==> flow/design.v <==
`timescale 1ns / 1ps
module signed_unsigned_converter #(parameter WIDTH = 16) (
    input wire [WIDTH-1:0] data_in,   
    input wire is_signed,             
    output reg [WIDTH-1:0] data_out   
);
    reg signed [WIDTH-1:0] signed_data;    
    reg [WIDTH-1:0] unsigned_data;         
    always @(*) begin
        if (is_signed) begin
            signed_data = data_in;   
            unsigned_data = signed_data + (1 << (WIDTH-1));   
            data_out = unsigned_data;
        end else begin
            unsigned_data = data_in;   
            signed_data = unsigned_data - (1 << (WIDTH-1));   
            data_out = signed_data;
        end
    end
endmodule
module clk_divider #(
	parameter FRE_DIV = 2499				 
)(
    input clk,
    input rst_n,               
    output reg sample_en       
);
    localparam W = $clog2(FRE_DIV + 1);
    localparam [W-1:0] LAST = FRE_DIV;
    reg [W-1:0] clk_div;
    always @(posedge clk or negedge rst_n) begin
        if (!rst_n) begin
            clk_div <= {W{1'b0}};
            sample_en <= 1'b0;
        end else begin
            if (clk_div == LAST) begin
                clk_div <= {W{1'b0}};
                sample_en <= 1'b1;
            end else begin
                clk_div <= clk_div + 1'b1;
                sample_en <= 1'b0;
            end
        end
    end
endmodule
module wave_cal #(
    parameter N = 8,                        
    parameter SAMPLE_POINTS = 64,           
    parameter LOG_2_SAMPLE_POINTS = 6,      
    parameter JUDGE_THRESHOLD = 700,        
    parameter FRE_DIV = 1249                
)(
    input wire clk,
    input wire rst_n,
    input wire [N-1:0] data_in_unsigned,
    output reg signed[N-1:0] signal_dc_removed,   
    output reg unsigned[N-1:0] vpp,               
    output reg unsigned[N-1:0] dc_offset,         
    output reg [N-1:0] papr,                      
    output reg is_sine_wave                       
);
    localparam L = LOG_2_SAMPLE_POINTS;
    localparam SW = 2*N - 2 + L;
    localparam [L-1:0] LAST = SAMPLE_POINTS - 1;
    localparam [2*N-3:0] THR = JUDGE_THRESHOLD;
    reg [L-1:0] sample_count_dc;
    reg unsigned[N-1:0] max_value;
    reg unsigned[N-1:0] min_value;
    wire [N:0] max_plus_min = {1'b0, max_value} + {1'b0, min_value};
    wire sample_clk;
    reg [SW-1:0] sum_squares;
    reg [L-1:0] sample_count_id;
    clk_divider #(.FRE_DIV (FRE_DIV)) clk_divider_inst(
        .clk(clk),
        .rst_n(rst_n),
        .sample_en(sample_clk)
    );
    always @(posedge clk or negedge rst_n) begin
        if (!rst_n) begin
            sample_count_dc <= {L{1'b0}};
            max_value <= {N{1'b0}};
            min_value <= {N{1'b1}};
            vpp <= {N{1'b0}};
            dc_offset <= {N{1'b0}};
        end else if (sample_clk) begin
            if (data_in_unsigned > max_value)
                max_value <= data_in_unsigned;
            if (data_in_unsigned < min_value)
                min_value <= data_in_unsigned;
            if (sample_count_dc == LAST) begin
                vpp <= max_value - min_value;
                dc_offset <= max_plus_min[N:1];    
                max_value <= {N{1'b0}};
                min_value <= {N{1'b1}};
                sample_count_dc <= {L{1'b0}};
            end else begin
                sample_count_dc <= sample_count_dc + 1'b1;
            end
        end
    end
    always @(posedge clk or negedge rst_n) begin
        if (!rst_n) begin
            signal_dc_removed <= {N{1'b0}};
        end else if (|dc_offset) begin
            signal_dc_removed <= data_in_unsigned - dc_offset;
        end
    end
    wire signed [2*N-1:0] dc_sq_full = signal_dc_removed * signal_dc_removed;
    wire [2*N-2:0] dc_sq = dc_sq_full[2*N-2:0];
    wire [2*N-1:0] vpp_squared = vpp * vpp;                      
    wire [2*N-4:0] vpp_squared_scaled = vpp_squared[2*N-1:3];    
    wire [SW-L-1:0] valid = sum_squares[SW-1:L];                  
    wire [SW-L-1:0] err_vpp_valid = (valid > vpp_squared_scaled) ?
                                    valid - vpp_squared_scaled :
                                    vpp_squared_scaled - valid;
    wire [2*N-1:0] papr_q = vpp_squared / valid;
    always @(posedge clk or negedge rst_n) begin
        if (!rst_n) begin
            sum_squares <= {SW{1'b0}};
            sample_count_id <= {L{1'b0}};
            is_sine_wave <= 1'b0;
            papr <= {N{1'b0}};
        end else if (sample_clk) begin
            sum_squares <= sum_squares + dc_sq;
            if (sample_count_id == LAST) begin
                if (|valid) papr <= papr_q[N-1:0];
                else papr <= {N{1'b0}};
                is_sine_wave <= (err_vpp_valid < THR);
                sum_squares <= {SW{1'b0}};
                sample_count_id <= {L{1'b0}};
            end else
                sample_count_id <= sample_count_id + 1'b1;
        end
    end
endmodule
module wave_rectifier #( parameter N = 8)(
    input clk,
    input rst_n,
    input signed[N-1:0] signal_dc_removed,
    output reg signal_rectified  	 
);
    always @(posedge clk or negedge rst_n) begin
        if (!rst_n) begin
            signal_rectified <= 1'b0;
        end else begin
			signal_rectified <= ~signal_dc_removed[N-1] & (|signal_dc_removed[N-2:0]);
        end
    end
endmodule
module frequency_counter  #(
	parameter MEASURE_CLK_CNT = 200,		 
	parameter MEASURE_CLK = 20000            
)(
    input clk,
    input sample_en,
    input rst_n,
    input signal_in,          	 
    output [15:0] freq_out 	     
);
    localparam CW = $clog2(MEASURE_CLK_CNT + 1);           
    localparam EW = $clog2(MEASURE_CLK_CNT / 2 + 1);       
    localparam MW = $clog2(MEASURE_CLK + 1);
    localparam PW = $clog2((MEASURE_CLK_CNT / 2) * MEASURE_CLK + 1);
    localparam QW = $clog2(MEASURE_CLK / 2 + 1);
    localparam [CW-1:0] CNT_LAST = MEASURE_CLK_CNT;
    localparam [MW-1:0] MCLK = MEASURE_CLK;
    reg signal_prev;           
    reg [CW-1:0] count_clk;    
    reg [EW-1:0] count_signal; 
    reg [CW-1:0] N1;           
    reg [EW-1:0] N2;           
    reg [QW-1:0] freq_q;
    assign freq_out = freq_q;
    always @(posedge clk or negedge rst_n) begin
        if (!rst_n) begin
            signal_prev <= 1'b0;
        end else if (sample_en) begin
            signal_prev <= signal_in;
        end
    end
    always @(posedge clk or negedge rst_n) begin
        if (!rst_n) begin
            count_clk <= {CW{1'b0}};
            count_signal <= {EW{1'b0}};
            N1 <= {CW{1'b0}};
            N2 <= {EW{1'b0}};
        end else if (sample_en) begin
            count_clk <= count_clk + 1'b1;
            if (signal_in && !signal_prev) begin
                count_signal <= count_signal + 1'b1;
            end
            if (count_clk == CNT_LAST) begin
                N1 <= count_clk;
                N2 <= count_signal;
                count_clk <= {CW{1'b0}};
                count_signal <= {EW{1'b0}};
            end
        end
    end
    wire [PW-1:0] num = N2 * MCLK;
    wire [PW-1:0] quo = num / N1;
    always @(posedge clk or negedge rst_n) begin
        if (!rst_n) begin
            freq_q <= {QW{1'b0}};
        end else if (sample_en && (|N1)) begin
            freq_q <= quo[QW-1:0];
        end
    end
endmodule
module ma_measure #(
	parameter N=8
)(
    input        clk,
    input        sample_en,
    input        rst_n,
	input        ma_measure_enable,
    input  		[N-1:0] vpp,       
    output  	[7:0] ma           
);
    reg [N+13:0] vpp_mult;    
    reg [N+13:0] sum;
    reg [N:0]    ma_temp;
    reg [6:0]    ma_r;
    assign ma = {1'b0, ma_r};
    wire [N+13:0] v = vpp;
    wire [N+17:0] sum22 = sum * 5'd22;
    always @(posedge clk or negedge rst_n) begin
        if (!rst_n) begin
            vpp_mult <= {(N+14){1'b0}};
            sum      <= {(N+14){1'b0}};
            ma_temp  <= {(N+1){1'b0}};
            ma_r     <= 7'd0;
        end else if (sample_en && ma_measure_enable)begin
            vpp_mult <= (v << 13) + (v << 10) + (v << 9) + (v << 8) + (v << 4);
            sum <= vpp_mult + 13'd7143;
            ma_temp <= sum22[N+17:17];
            if (ma_temp < 7'd30)
                ma_r <= 7'd30;
            else if (ma_temp > 7'd100)
                ma_r <= 7'd100;
            else
                ma_r <= ma_temp[6:0];
        end else if (sample_en) ma_r <= 7'd0;
    end
endmodule
module mf_measure#(
	parameter N=16,
	parameter FW=16
)(
    input        clk,
    input        sample_en,
    input        rst_n,
	input        mf_measure_enable,
	input       [FW-1:0] fm_freq,   
    input  		[N-1:0] vpp,        
    output 	    [7:0] mf            
);
    reg [N+9:0] vpp_mult;    
    reg [N+9:0] mf_temp;
    reg [5:0]   mf_r;
    assign mf = {2'b00, mf_r};
    wire [N+9:0] v = vpp;
    wire [N+9:0] quo = vpp_mult / fm_freq;
    always @(posedge clk or negedge rst_n) begin
        if (!rst_n) begin
            vpp_mult <= {(N+10){1'b0}};
            mf_temp  <= {(N+10){1'b0}};
            mf_r     <= 6'd0;
        end else if (sample_en && mf_measure_enable)begin
			vpp_mult <= (v << 10) - (v << 4) - (v << 3);
            mf_temp <= (|fm_freq) ? quo : {(N+10){1'b0}};
            if (mf_temp < 6'd10)
                mf_r <= 6'd10;
            else if (mf_temp > 6'd50)
                mf_r <= 6'd50;
            else
                mf_r <= mf_temp[5:0];
        end
    end
endmodule
module measure #(
	parameter N=8,
	parameter WAVE_DIV=249
	)(
	input clk,
	input sample_en,
	input rst_n,
	input [N-1:0] signal_in_unsigned,
	input ma_measure_enable,
	input mf_measure_enable,
    output is_sine_wave,      		 
	output [15:0] freq_out,
	output [N-1:0]papr,				 
	output unsigned[N-1:0] vpp,
	output unsigned[N-1:0] dc_offset,
	output [7:0] ma,
	output [7:0] mf
);
    wire signed[N-1:0] signal_dc_removed;   	 
 	wire signal_rectified;
	wave_cal #(
		.N(N),
		.SAMPLE_POINTS(512),
		.LOG_2_SAMPLE_POINTS(9),
		.JUDGE_THRESHOLD(700),
		.FRE_DIV(WAVE_DIV)
	)wave_cal_inst(
		.clk(clk),
	    .rst_n(rst_n),
	    .data_in_unsigned(signal_in_unsigned),
	    .signal_dc_removed(signal_dc_removed),
	    .vpp(vpp),
		.dc_offset(dc_offset),
		.papr(papr),
	    .is_sine_wave(is_sine_wave)
	);
 	wave_rectifier #(.N(N)) wave_rectifier_inst(
		.clk(clk),
		.rst_n(rst_n),
		.signal_dc_removed(signal_dc_removed),
		.signal_rectified(signal_rectified)
	);
	frequency_counter #(
		.MEASURE_CLK_CNT(400),
		.MEASURE_CLK(20000)
	)frequency_counter_inst(
		.clk(clk),
		.sample_en(sample_en),
		.rst_n(rst_n),
		.signal_in(signal_rectified),
		.freq_out(freq_out)
	);
	ma_measure #(
		.N(N)
	)ma_measure_inst(
		.clk(clk),
		.sample_en(sample_en),
		.rst_n(rst_n),
		.ma_measure_enable(is_sine_wave & ma_measure_enable),
		.vpp(vpp),
		.ma(ma)
	);
	mf_measure #(
		.N(N),
		.FW(14)
	)mf_measure_inst(
		.clk(clk),
		.sample_en(sample_en),
		.rst_n(rst_n),
		.mf_measure_enable(mf_measure_enable),
		.fm_freq(freq_out[13:0]),
		.vpp(vpp),
		.mf(mf)
	);
endmodule
module data_sele(
    input sys_clk,
    input sys_rst_n,
    input [7:0]askdemod_vpp,
    input [9:0]fskdemod_vpp,
    input [7:0]pskdemod_vpp,
    input [7:0]askdemod_dc_offset,
    input [7:0]ask_papr,
    input [9:0]fsk_papr,
    input [7:0]psk_papr,
    input ask_is_sine_wave,
	input fsk_is_sine_wave,
	input [7:0] askdemod_data,
	input [9:0] fskdemod_data,
	input [7:0] pskdemod_data,
	input [39:0] fir_data_out,
	input [15:0] ask_freq_out,
	input [15:0] fsk_freq_out,
	input [15:0] psk_freq_out,
	input [7:0] ma,
    output reg[7:0] demod_data,
    output [7:0] uart_mod_type,
    output [15:0] uart_demod_fre
);
    reg [2:0]  mod_type;
    reg [13:0] demod_fre;
    assign uart_mod_type = {5'd0, mod_type};
    assign uart_demod_fre = {2'd0, demod_fre};
    always @(posedge sys_clk or negedge sys_rst_n) begin
        if(!sys_rst_n)begin
            demod_data <= 8'd0;
            mod_type <= 3'd0;
            demod_fre <= 14'd0;
        end
        else begin
            if(askdemod_dc_offset < 8'd60) begin
                if(ask_papr > 8'd5)begin
                    if(ma >= 8'd30 && ma <= 8'd35)
                        demod_data <= {askdemod_data[6:0], 1'b0};
                    else demod_data <= askdemod_data;
                    demod_fre <= ask_freq_out[13:0];
                    mod_type <= 3'd1;                    
                end
                else begin
                    demod_data <= askdemod_data;
                    demod_fre <= ask_freq_out[13:0];
                    mod_type <= 3'd2;                    
                end
            end
            else if(fsk_papr >= 10'd20)begin
                demod_data <= pskdemod_data;
                mod_type <= 3'd5;                        
                demod_fre <= psk_freq_out[13:0];
            end
            else if(fsk_papr >= 10'd5)begin
                demod_fre <= fsk_freq_out[13:0];
                mod_type <= 3'd3;                        
                if(fsk_freq_out <= 16'd1500)begin
                    demod_data <= {~fskdemod_data[7], fskdemod_data[4:0], 2'b00};
                end
                else if(fsk_freq_out <= 16'd2500)begin
                    demod_data <= {~fskdemod_data[7], fskdemod_data[5:0], 1'b0};
                end
                else demod_data <= {~fskdemod_data[7], fskdemod_data[6:0]};
            end
            else if(|fsk_papr)begin
                demod_data <= fskdemod_data[9:2];
                demod_fre <= fsk_freq_out[13:0];
                mod_type <= 3'd4;                        
            end
            else begin
                mod_type <= 3'd6;                        
            end
        end
    end
endmodule
module measure_sys(
	input            sys_clk,
	input            sys_rst_n,
	input      [7:0] askdemod_data,    
	input      [9:0] fsk_demod,        
	input      [7:0] pskdemod_data,    
	output     [7:0] demod_data,
	output     [7:0] uart_mod_type,
	output    [15:0] uart_demod_fre,
	output     [7:0] uart_mod_depth,
	output reg [7:0] uart_delta_freq
);
	localparam SAMPLE_DIV = 249;   
	localparam WAVE_DIV   = 24;    
	wire [8:0] fskdemod_data_9;
	wire [9:0] fskdemod_data_10;
	wire [7:0] ma;
	wire [7:0] mf;
	wire ask_is_sine_wave;
	wire fsk_is_sine_wave;
	wire [7:0] askdemod_vpp;
	wire [9:0] fskdemod_vpp;
	wire [7:0] pskdemod_vpp;
	wire [7:0] askdemod_dc_offset;
	wire [7:0] ask_papr;
	wire [9:0] fsk_papr;
	wire [7:0] psk_papr;
	wire [15:0] ask_freq_out;
	wire [15:0] fsk_freq_out;
	wire [15:0] psk_freq_out;
	signed_unsigned_converter #(9) signed_unsigned_converter_fsk2(
		.data_in(fsk_demod[8:0]),
		.is_signed(1'b1),
		.data_out(fskdemod_data_9)
	);
	signed_unsigned_converter #(10) signed_unsigned_converter_fsk3(
		.data_in(fsk_demod),
		.is_signed(1'b1),
		.data_out(fskdemod_data_10)
	);
	wire sample_en;
	clk_divider #(.FRE_DIV(SAMPLE_DIV)) clk_divider_inst(
		.clk(sys_clk),
		.rst_n(sys_rst_n),
		.sample_en(sample_en)
	);
	measure #(.N(8), .WAVE_DIV(WAVE_DIV)) measure_ask(
		.clk(sys_clk),
		.sample_en(sample_en),
		.rst_n(sys_rst_n),
		.signal_in_unsigned(askdemod_data),
		.ma_measure_enable(1'b1),
		.mf_measure_enable(1'b0),
		.is_sine_wave(ask_is_sine_wave),
		.freq_out(ask_freq_out),
		.papr(ask_papr),
		.vpp(askdemod_vpp),
		.dc_offset(askdemod_dc_offset),
		.ma(ma),
		.mf()
	);
	measure #(.N(9), .WAVE_DIV(WAVE_DIV)) measure_fsk(
		.clk(sys_clk),
		.sample_en(sample_en),
		.rst_n(sys_rst_n),
		.signal_in_unsigned(fskdemod_data_9),
		.ma_measure_enable(1'b0),
		.mf_measure_enable(1'b1),
		.is_sine_wave(fsk_is_sine_wave),
		.freq_out(fsk_freq_out),
		.papr(fsk_papr[8:0]),
		.vpp(fskdemod_vpp[8:0]),
		.dc_offset(),
		.ma(),
		.mf(mf)
	);
	assign fsk_papr[9] = 1'b0;
	assign fskdemod_vpp[9] = 1'b0;
	measure #(.N(8), .WAVE_DIV(WAVE_DIV)) measure_psk(
		.clk(sys_clk),
		.sample_en(sample_en),
		.rst_n(sys_rst_n),
		.signal_in_unsigned(pskdemod_data),
		.ma_measure_enable(1'b0),
		.mf_measure_enable(1'b0),
		.is_sine_wave(),
		.freq_out(psk_freq_out),
		.papr(psk_papr),
		.vpp(pskdemod_vpp),
		.dc_offset(),
		.ma(),
		.mf()
	);
	data_sele data_sele_inst(
		.sys_clk(sys_clk),
		.sys_rst_n(sys_rst_n),
		.askdemod_vpp(askdemod_vpp),
		.fskdemod_vpp(fskdemod_vpp),
		.pskdemod_vpp(pskdemod_vpp),
		.ask_papr(ask_papr),
		.fsk_papr(fsk_papr),
		.psk_papr(psk_papr),
		.askdemod_dc_offset(askdemod_dc_offset),
		.ask_is_sine_wave(ask_is_sine_wave),
		.fsk_is_sine_wave(fsk_is_sine_wave),
		.askdemod_data(askdemod_data),
		.fskdemod_data(fskdemod_data_10),
		.pskdemod_data(pskdemod_data),
		.fir_data_out(40'd0),
		.ma(ma),
		.ask_freq_out(ask_freq_out),
		.fsk_freq_out(fsk_freq_out),
		.psk_freq_out(psk_freq_out),
		.demod_data(demod_data),
		.uart_mod_type(uart_mod_type),
		.uart_demod_fre(uart_demod_fre)
	);
	reg [6:0] mod_depth;
	assign uart_mod_depth = {1'b0, mod_depth};
	wire [2:0] mod_type = uart_mod_type[2:0];
	always @(posedge sys_clk or negedge sys_rst_n) begin
		if (!sys_rst_n) begin
			mod_depth <= 7'd0;
			uart_delta_freq <= 8'd0;
		end
		else if (mod_type == 3'd1)
			mod_depth <= ma[6:0];
		else if (mod_type == 3'd3 || mod_type == 3'd4) begin
			mod_depth <= mf[6:0];
			if (mod_type == 3'd3)
				uart_delta_freq <= fskdemod_vpp[7:0];
		end
		else begin
			mod_depth <= 7'd0;
			uart_delta_freq <= 8'd0;
		end
	end
endmodule
# Step by step through the tools: measure_sys
# Tool output for the design above, in the order of the flow.
# Line numbers count from 1 in the design file above.
# Cell names lack the library's common part.
# Not given: -
[setup]
top = "measure_sys"
clk_port = "sys_clk"
lib = "sky130hd"
lib_corner = "tt_025C_1v80"

# Elaborated design
# Counts by Yosys on the flattened word-level netlist (proc, flatten, opt, wreduce; memories kept). Register bits leave out memories and registers merged into their read ports (data or address). Print and check cells are left out. Cells with the same type and inputs are merged into one.
[bits]
ff_bits = 549
inputBits = 28
elab_cells = 280
[op_classes]
add_sub_neg = 36
mul = 8
div = 6
compare = 20
eq_ne = 16
n_mux = 67
bitwise = 8
n_reduce_logical = 54
[ops]
columns = ["operator", "count"]
rows = [
  ["22-bit by 9-bit divider with 22-bit output", 3],
  ["8-bit by 10-bit multiplier with 17-bit output with constant B", 3],
  ["18-bit by 16-bit divider with 18-bit output", 1],
  ["19-bit by 14-bit divider with 19-bit output", 1],
  ["16-bit by 14-bit divider with 16-bit output", 1],
  ["8-bit two-way mux", 24],
  ["9-bit by 9-bit multiplier with 18-bit output", 1],
  ["9-bit by 9-bit multiplier with 17-bit output", 1],
  ["8-bit by 8-bit multiplier with 16-bit output", 1],
  ["8-bit by 8-bit multiplier with 15-bit output", 1],
  ["9-bit two-way mux", 13],
  ["22-bit by 4-bit multiplier with 25-bit output with constant B", 1],
  ["9-bit by 1-bit adder with 9-bit output with constant B", 8],
  ["9-bit == test with constant B", 8],
  ["14-bit two-way mux", 5],
  ["7-bit two-way mux", 7],
  ["9-bit OR reduction", 5],
  ["2-bit AND reduction", 18],
  ["8-bit by 1-bit adder with 8-bit output with constant B", 4],
  ["14-bit OR reduction", 2],
  ["25-bit by 17-bit adder with 25-bit output", 1],
  ["25-bit two-way mux", 1],
  ["8-bit subtractor", 3],
  ["8-bit OR reduction", 3],
  ["23-bit by 15-bit adder with 23-bit output", 1],
  ["23-bit two-way mux", 1],
  ["21-bit by 18-bit adder with 22-bit output", 1],
  ["22-bit by 12-bit adder with 22-bit output", 1],
]
# Other operator kinds: 52; their cells: 95.

# Depth
# Longest topological path by Yosys (ltp), each cell counted once; first at word level (registers and memories cut), then after technology mapping (sequential cells cut; the memories' decode and read muxes count).
[depth]
ltp_word = 6
ABC_AREA = 0
ltp_mapped = 281
depth_no_buf = 269

# Netlist
# The flow's flattened synthesis, as Yosys stat reports it; memories are mapped. The netlist is that of the ABC_AREA named above (0 if unset); the other value can give another one.
[mapped]
cell_count = 11575
area_um2 = 91481.5
seq_area_um2 = 13494.2
ffs = 538
buf_cells = 338
[by_type]
columns = ["cell", "count", "area_total_um2"]
rows = [
  ["ha_1", 1470, 1.84E+04],
  ["dfrtp_1", 513, 1.28E+04],
  ["fa_1", 240, 4.8E+03],
  ["o21a_1", 587, 4.41E+03],
  ["nand2_1", 1092, 4.1E+03],
  ["o21ai_0", 748, 3743.59],
  ["a21oi_1", 645, 3.23E+03],
  ["xnor2_1", 368, 3.22E+03],
  ["nor2_1", 826, 3.1E+03],
  ["nor3_1", 619, 3.1E+03],
  ["inv_1", 787, 2.95E+03],
  ["o31ai_1", 350, 2627.52],
  ["mux2_2", 171, 1.93E+03],
  ["xor2_1", 209, 1.83E+03],
  ["a21o_1", 230, 1.73E+03],
  ["nand2b_1", 194, 1.21E+03],
  ["clkbuf_1", 278, 1.04E+03],
  ["nand3_1", 204, 1.02E+03],
]
# Other cell types: 118; their cells: 2044.
# The figures by module come from a second, unflattened synthesis with its own total; it is not the netlist above.
[unflattened]
hier_cells = 18784
hier_area_um2 = 147181.2
# Rows give one instance, submodules left out.
[by_module]
columns = ["module", "n_inst", "cells", "area_um2", "mod_seq_area_um2"]
rows = [
  ["frequency_counter", 3, 1838, 13743.2, 1226.2],
  ["wave_cal", 2, 2088, 16874.9, 2262.2],
  ["mf_measure", 2, 1482, 10970.5, 975.9],
  ["wave_cal", 1, 2508, 20243.2, 2463.6],
  ["mf_measure", 1, 1500, 11278.3, 1026.0],
  ["ma_measure (N=8)", 2, 545, 4684.5, 1326.3],
  ["ma_measure (N=9)", 1, 585, 5026.1, 1401.3],
  ["data_sele", 1, 232, 2003.2, 625.6],
  ["clk_divider (FRE_DIV=24)", 3, 25, 291.5, 150.1],
  ["measure_sys", 1, 64, 755.7, 375.4],
  ["clk_divider (FRE_DIV=249)", 1, 42, 419.2, 225.2],
  ["wave_rectifier (N=8)", 2, 4, 47.5, 25.0],
  ["signed_unsigned_converter (WIDTH=10)", 1, 10, 71.3, 0.0],
  ["signed_unsigned_converter (WIDTH=9)", 1, 9, 63.8, 0.0],
]
# Further modules, not shown: 3.

# Worst setup path after synthesis
# Path of least setup slack by OpenSTA after synthesis, without wires, with an ideal clock, recovery checks aside; 20% of the period is set as input and as output delay. Where synthesis merged equal registers, the netlist keeps one of their names.
[synth_timing]
path_type = "reg-to-reg"
startpoint = "reg measure_fsk.frequency_counter_inst.N2[2]"
endpoint = "reg measure_fsk.frequency_counter_inst.freq_q[0]"
period_ns = 100.0
setup_time_ns = 0.124
launch_ns = 0.000
t_arrival_ns = 52.563
required_time_ns = 99.876
setup_slack_ns = 47.313
delay_ns = 52.687
path_stages = 255
n_path_buf = 20
period_less_setup_slack_ns = 52.687
# "delay_ns" is the arrival time less input delay plus setup time.
# "path_stages": output pins that drive a net of the path, with the launching flip-flop's if there is one; two outputs of one cell count as two.
# "period_less_setup_slack_ns" is the clock period less the worst setup slack; recovery checks do not enter. This is arithmetic on one report: input and output delays are still those of the set period (20% each).
# Between the ends stands the longest chain of elaborated cells between them, by number of cells; it is not shown to be the way that was timed. Of several equally long chains one is given.
# A line is the first line of the expression or statement that the cell stems from. Yosys adds cells for indexed reads and writes and turns some case tables into memories.
[synth_via]
cell_sequence = "dfrtp_1 > inv_1 > ha_1 > ha_1 > inv_1 > fa_1 > fa_1 > inv_1 > fa_1 > a211o_1 > a2111oi_0 > o21a_1 > o21ai_0 > xnor2_1 > ha_1 > nor2_1 > nor4_4 > o2111a_1 > [... 219 more ...] > o21ai_0 > nand2b_1 > a21oi_1 > nand3_1 > or4b_4 > mux2_1 > ha_1 > a21o_1 > a21oi_1 > nor2b_1 > o21ai_0 > nand2_1 > a21oi_1 > a21oi_1 > nor2_1 > o311ai_0 > o221a_1 > a211o_1"
elab_chain_len = 2
cone_cells = 2
[synth_rtl]
columns = ["item", "line", "rtl"]
rows = [
  ["start, declared", 171, "reg [EW-1:0] N2;"],
  ["start, assigned", 186, "N2 <= {EW{1'b0}};"],
  ["start, assigned", 194, "N2 <= count_signal;"],
  ["8-bit by 10-bit multiplier with 17-bit output", 200, "wire [PW-1:0] num = N2 * MCLK;"],
  ["22-bit by 9-bit divider with 22-bit output", 201, "wire [PW-1:0] quo = num / N1;"],
  ["end, assigned", 204, "freq_q <= {QW{1'b0}};"],
  ["end, assigned", 206, "freq_q <= quo[QW-1:0];"],
  ["end, declared", 172, "reg [QW-1:0] freq_q;"],
]

# Path in the finished layout
# Path of least setup slack in the final report of run 1 (OpenROAD, finished layout, wires in). Where an end is a register, its clock arrival counts in the times.
[layout_timing]
path_type = "reg-to-reg"
startpoint = "reg measure_psk.frequency_counter_inst.N2[3]"
endpoint = "reg measure_psk.frequency_counter_inst.freq_q[0]"
period_ns = 100.0
setup_time_ns = 0.15
launch_ns = 0.68
t_arrival_ns = 61.47
required_time_ns = 100.52
setup_slack_ns = 39.06
path_stages = 252
n_path_buf = 0
# Between the ends stands the longest chain of elaborated cells between them, by number of cells; it is not shown to be the way that was timed. Of several equally long chains one is given.
[layout_via]
cell_sequence = "dfrtp_1 > inv_1 > ha_1 > ha_1 > inv_1 > fa_1 > fa_1 > inv_1 > fa_1 > a21o_1 > a21oi_2 > o21ai_0 > nand2_1 > o21bai_1 > a21oi_1 > xnor2_1 > ha_1 > nand3_1 > [... 216 more ...] > nor2_1 > nor2_1 > o21ai_0 > nand2b_1 > nor4_1 > nand4bb_1 > o211ai_1 > o21ai_0 > ha_1 > nand4_1 > nor2_1 > o21ai_0 > nand2_1 > nor3_1 > and3_1 > a31oi_1 > a2bb2oi_1 > a32oi_1"
elab_chain_len = 2
cone_cells = 2
[layout_rtl]
columns = ["item", "line", "rtl"]
rows = [
  ["start, declared", 171, "reg [EW-1:0] N2;"],
  ["start, assigned", 186, "N2 <= {EW{1'b0}};"],
  ["start, assigned", 194, "N2 <= count_signal;"],
  ["8-bit by 10-bit multiplier with 17-bit output", 200, "wire [PW-1:0] num = N2 * MCLK;"],
  ["22-bit by 9-bit divider with 22-bit output", 201, "wire [PW-1:0] quo = num / N1;"],
  ["end, assigned", 204, "freq_q <= {QW{1'b0}};"],
  ["end, assigned", 206, "freq_q <= quo[QW-1:0];"],
  ["end, declared", 172, "reg [QW-1:0] freq_q;"],
]

# Below are 4 stored runs of the flow (Yosys, OpenROAD; platform sky130hd) on measure_sys, each with its settings and what was measured, unordered. Constraints: input delay and output delay 20% of the set period each, output load 0.01 pF.
# "achievedPeriod_ns" = clock period - worst setup slack. The figure is calculated, with input and output delays left at 20% of the set period.
# "worst_path_ns" = time allowed to the worst setup path (clock period - input delay - output delay, where it has them) - its slack; a late launch clock adds to it, a late capture clock takes from it.
# By "totalPower_mw" is meant OpenSTA's value without simulated activity: inputs other than the clock are taken to toggle once in ten clock periods, and the tool carries that through the logic.

[[run]]
name = "run 1"
[run.settings]
GPL_ROUTABILITY_DRIVEN = 0
MAX_ROUTING_LAYER = "met4"
period_ns = 100.0
CAP_MARGIN = 20
CORE_MARGIN = 2
CORE_UTILIZATION = 40
SLEW_MARGIN = 20
[run.results]
fin_tns_ns = 0.000
setup_worst_slack_ns = 39.057
achievedPeriod_ns = 60.943
total_die_area_um2 = 232546.0
synthesis_area_um2 = 91481.5
fin_hold_ws_ns = 0.471
worst_path_ns = 60.94
critical_path_kind = "reg-to-reg"
totalPower_mw = 0.5270
fin_util_pct = 43.1
stdcell_area_um2 = 97940.2

[[run]]
name = "run 2"
[run.settings]
period_ns = 62.4
CAP_MARGIN = 20
CORE_MARGIN = 2
CORE_UTILIZATION = 40
SLEW_MARGIN = 20
[run.results]
fin_tns_ns = 0.000
setup_worst_slack_ns = 4.431
achievedPeriod_ns = 57.969
total_die_area_um2 = 232546.0
synthesis_area_um2 = 91481.5
fin_hold_ws_ns = 0.472
worst_path_ns = 57.97
critical_path_kind = "reg-to-reg"
totalPower_mw = 0.8944
fin_util_pct = 43.4
stdcell_area_um2 = 98547.0

[[run]]
name = "run 3"
[run.settings]
CAP_MARGIN = 15
CELL_PAD_IN_SITES_DETAIL_PLACEMENT = 1
CORE_MARGIN = 9
CORE_UTILIZATION = 41
CTS_CLUSTER_DIAMETER = 373
MAX_ROUTING_LAYER = "met4"
PLACE_DENSITY = 0.92
SETUP_SLACK_MARGIN = -2.0
period_ns = 78.7
SLEW_MARGIN = 20
[run.results]
outcome = "no final report: routing broke off with GRT-0232"

[[run]]
name = "run 4"
[run.settings]
CAP_MARGIN = 5
CELL_PAD_IN_SITES_DETAIL_PLACEMENT = 1
CTS_CLUSTER_SIZE = 75
GPL_ROUTABILITY_DRIVEN = 0
MAX_ROUTING_LAYER = "met4"
period_ns = 100.0
CORE_MARGIN = 2
CORE_UTILIZATION = 40
SLEW_MARGIN = 20
[run.results]
fin_tns_ns = 0.000
setup_worst_slack_ns = 38.039
achievedPeriod_ns = 61.961
total_die_area_um2 = 232546.0
synthesis_area_um2 = 91481.5
fin_hold_ws_ns = 0.478
worst_path_ns = 61.96
critical_path_kind = "reg-to-reg"
totalPower_mw = 0.5352
fin_util_pct = 43.1
stdcell_area_um2 = 98037.8
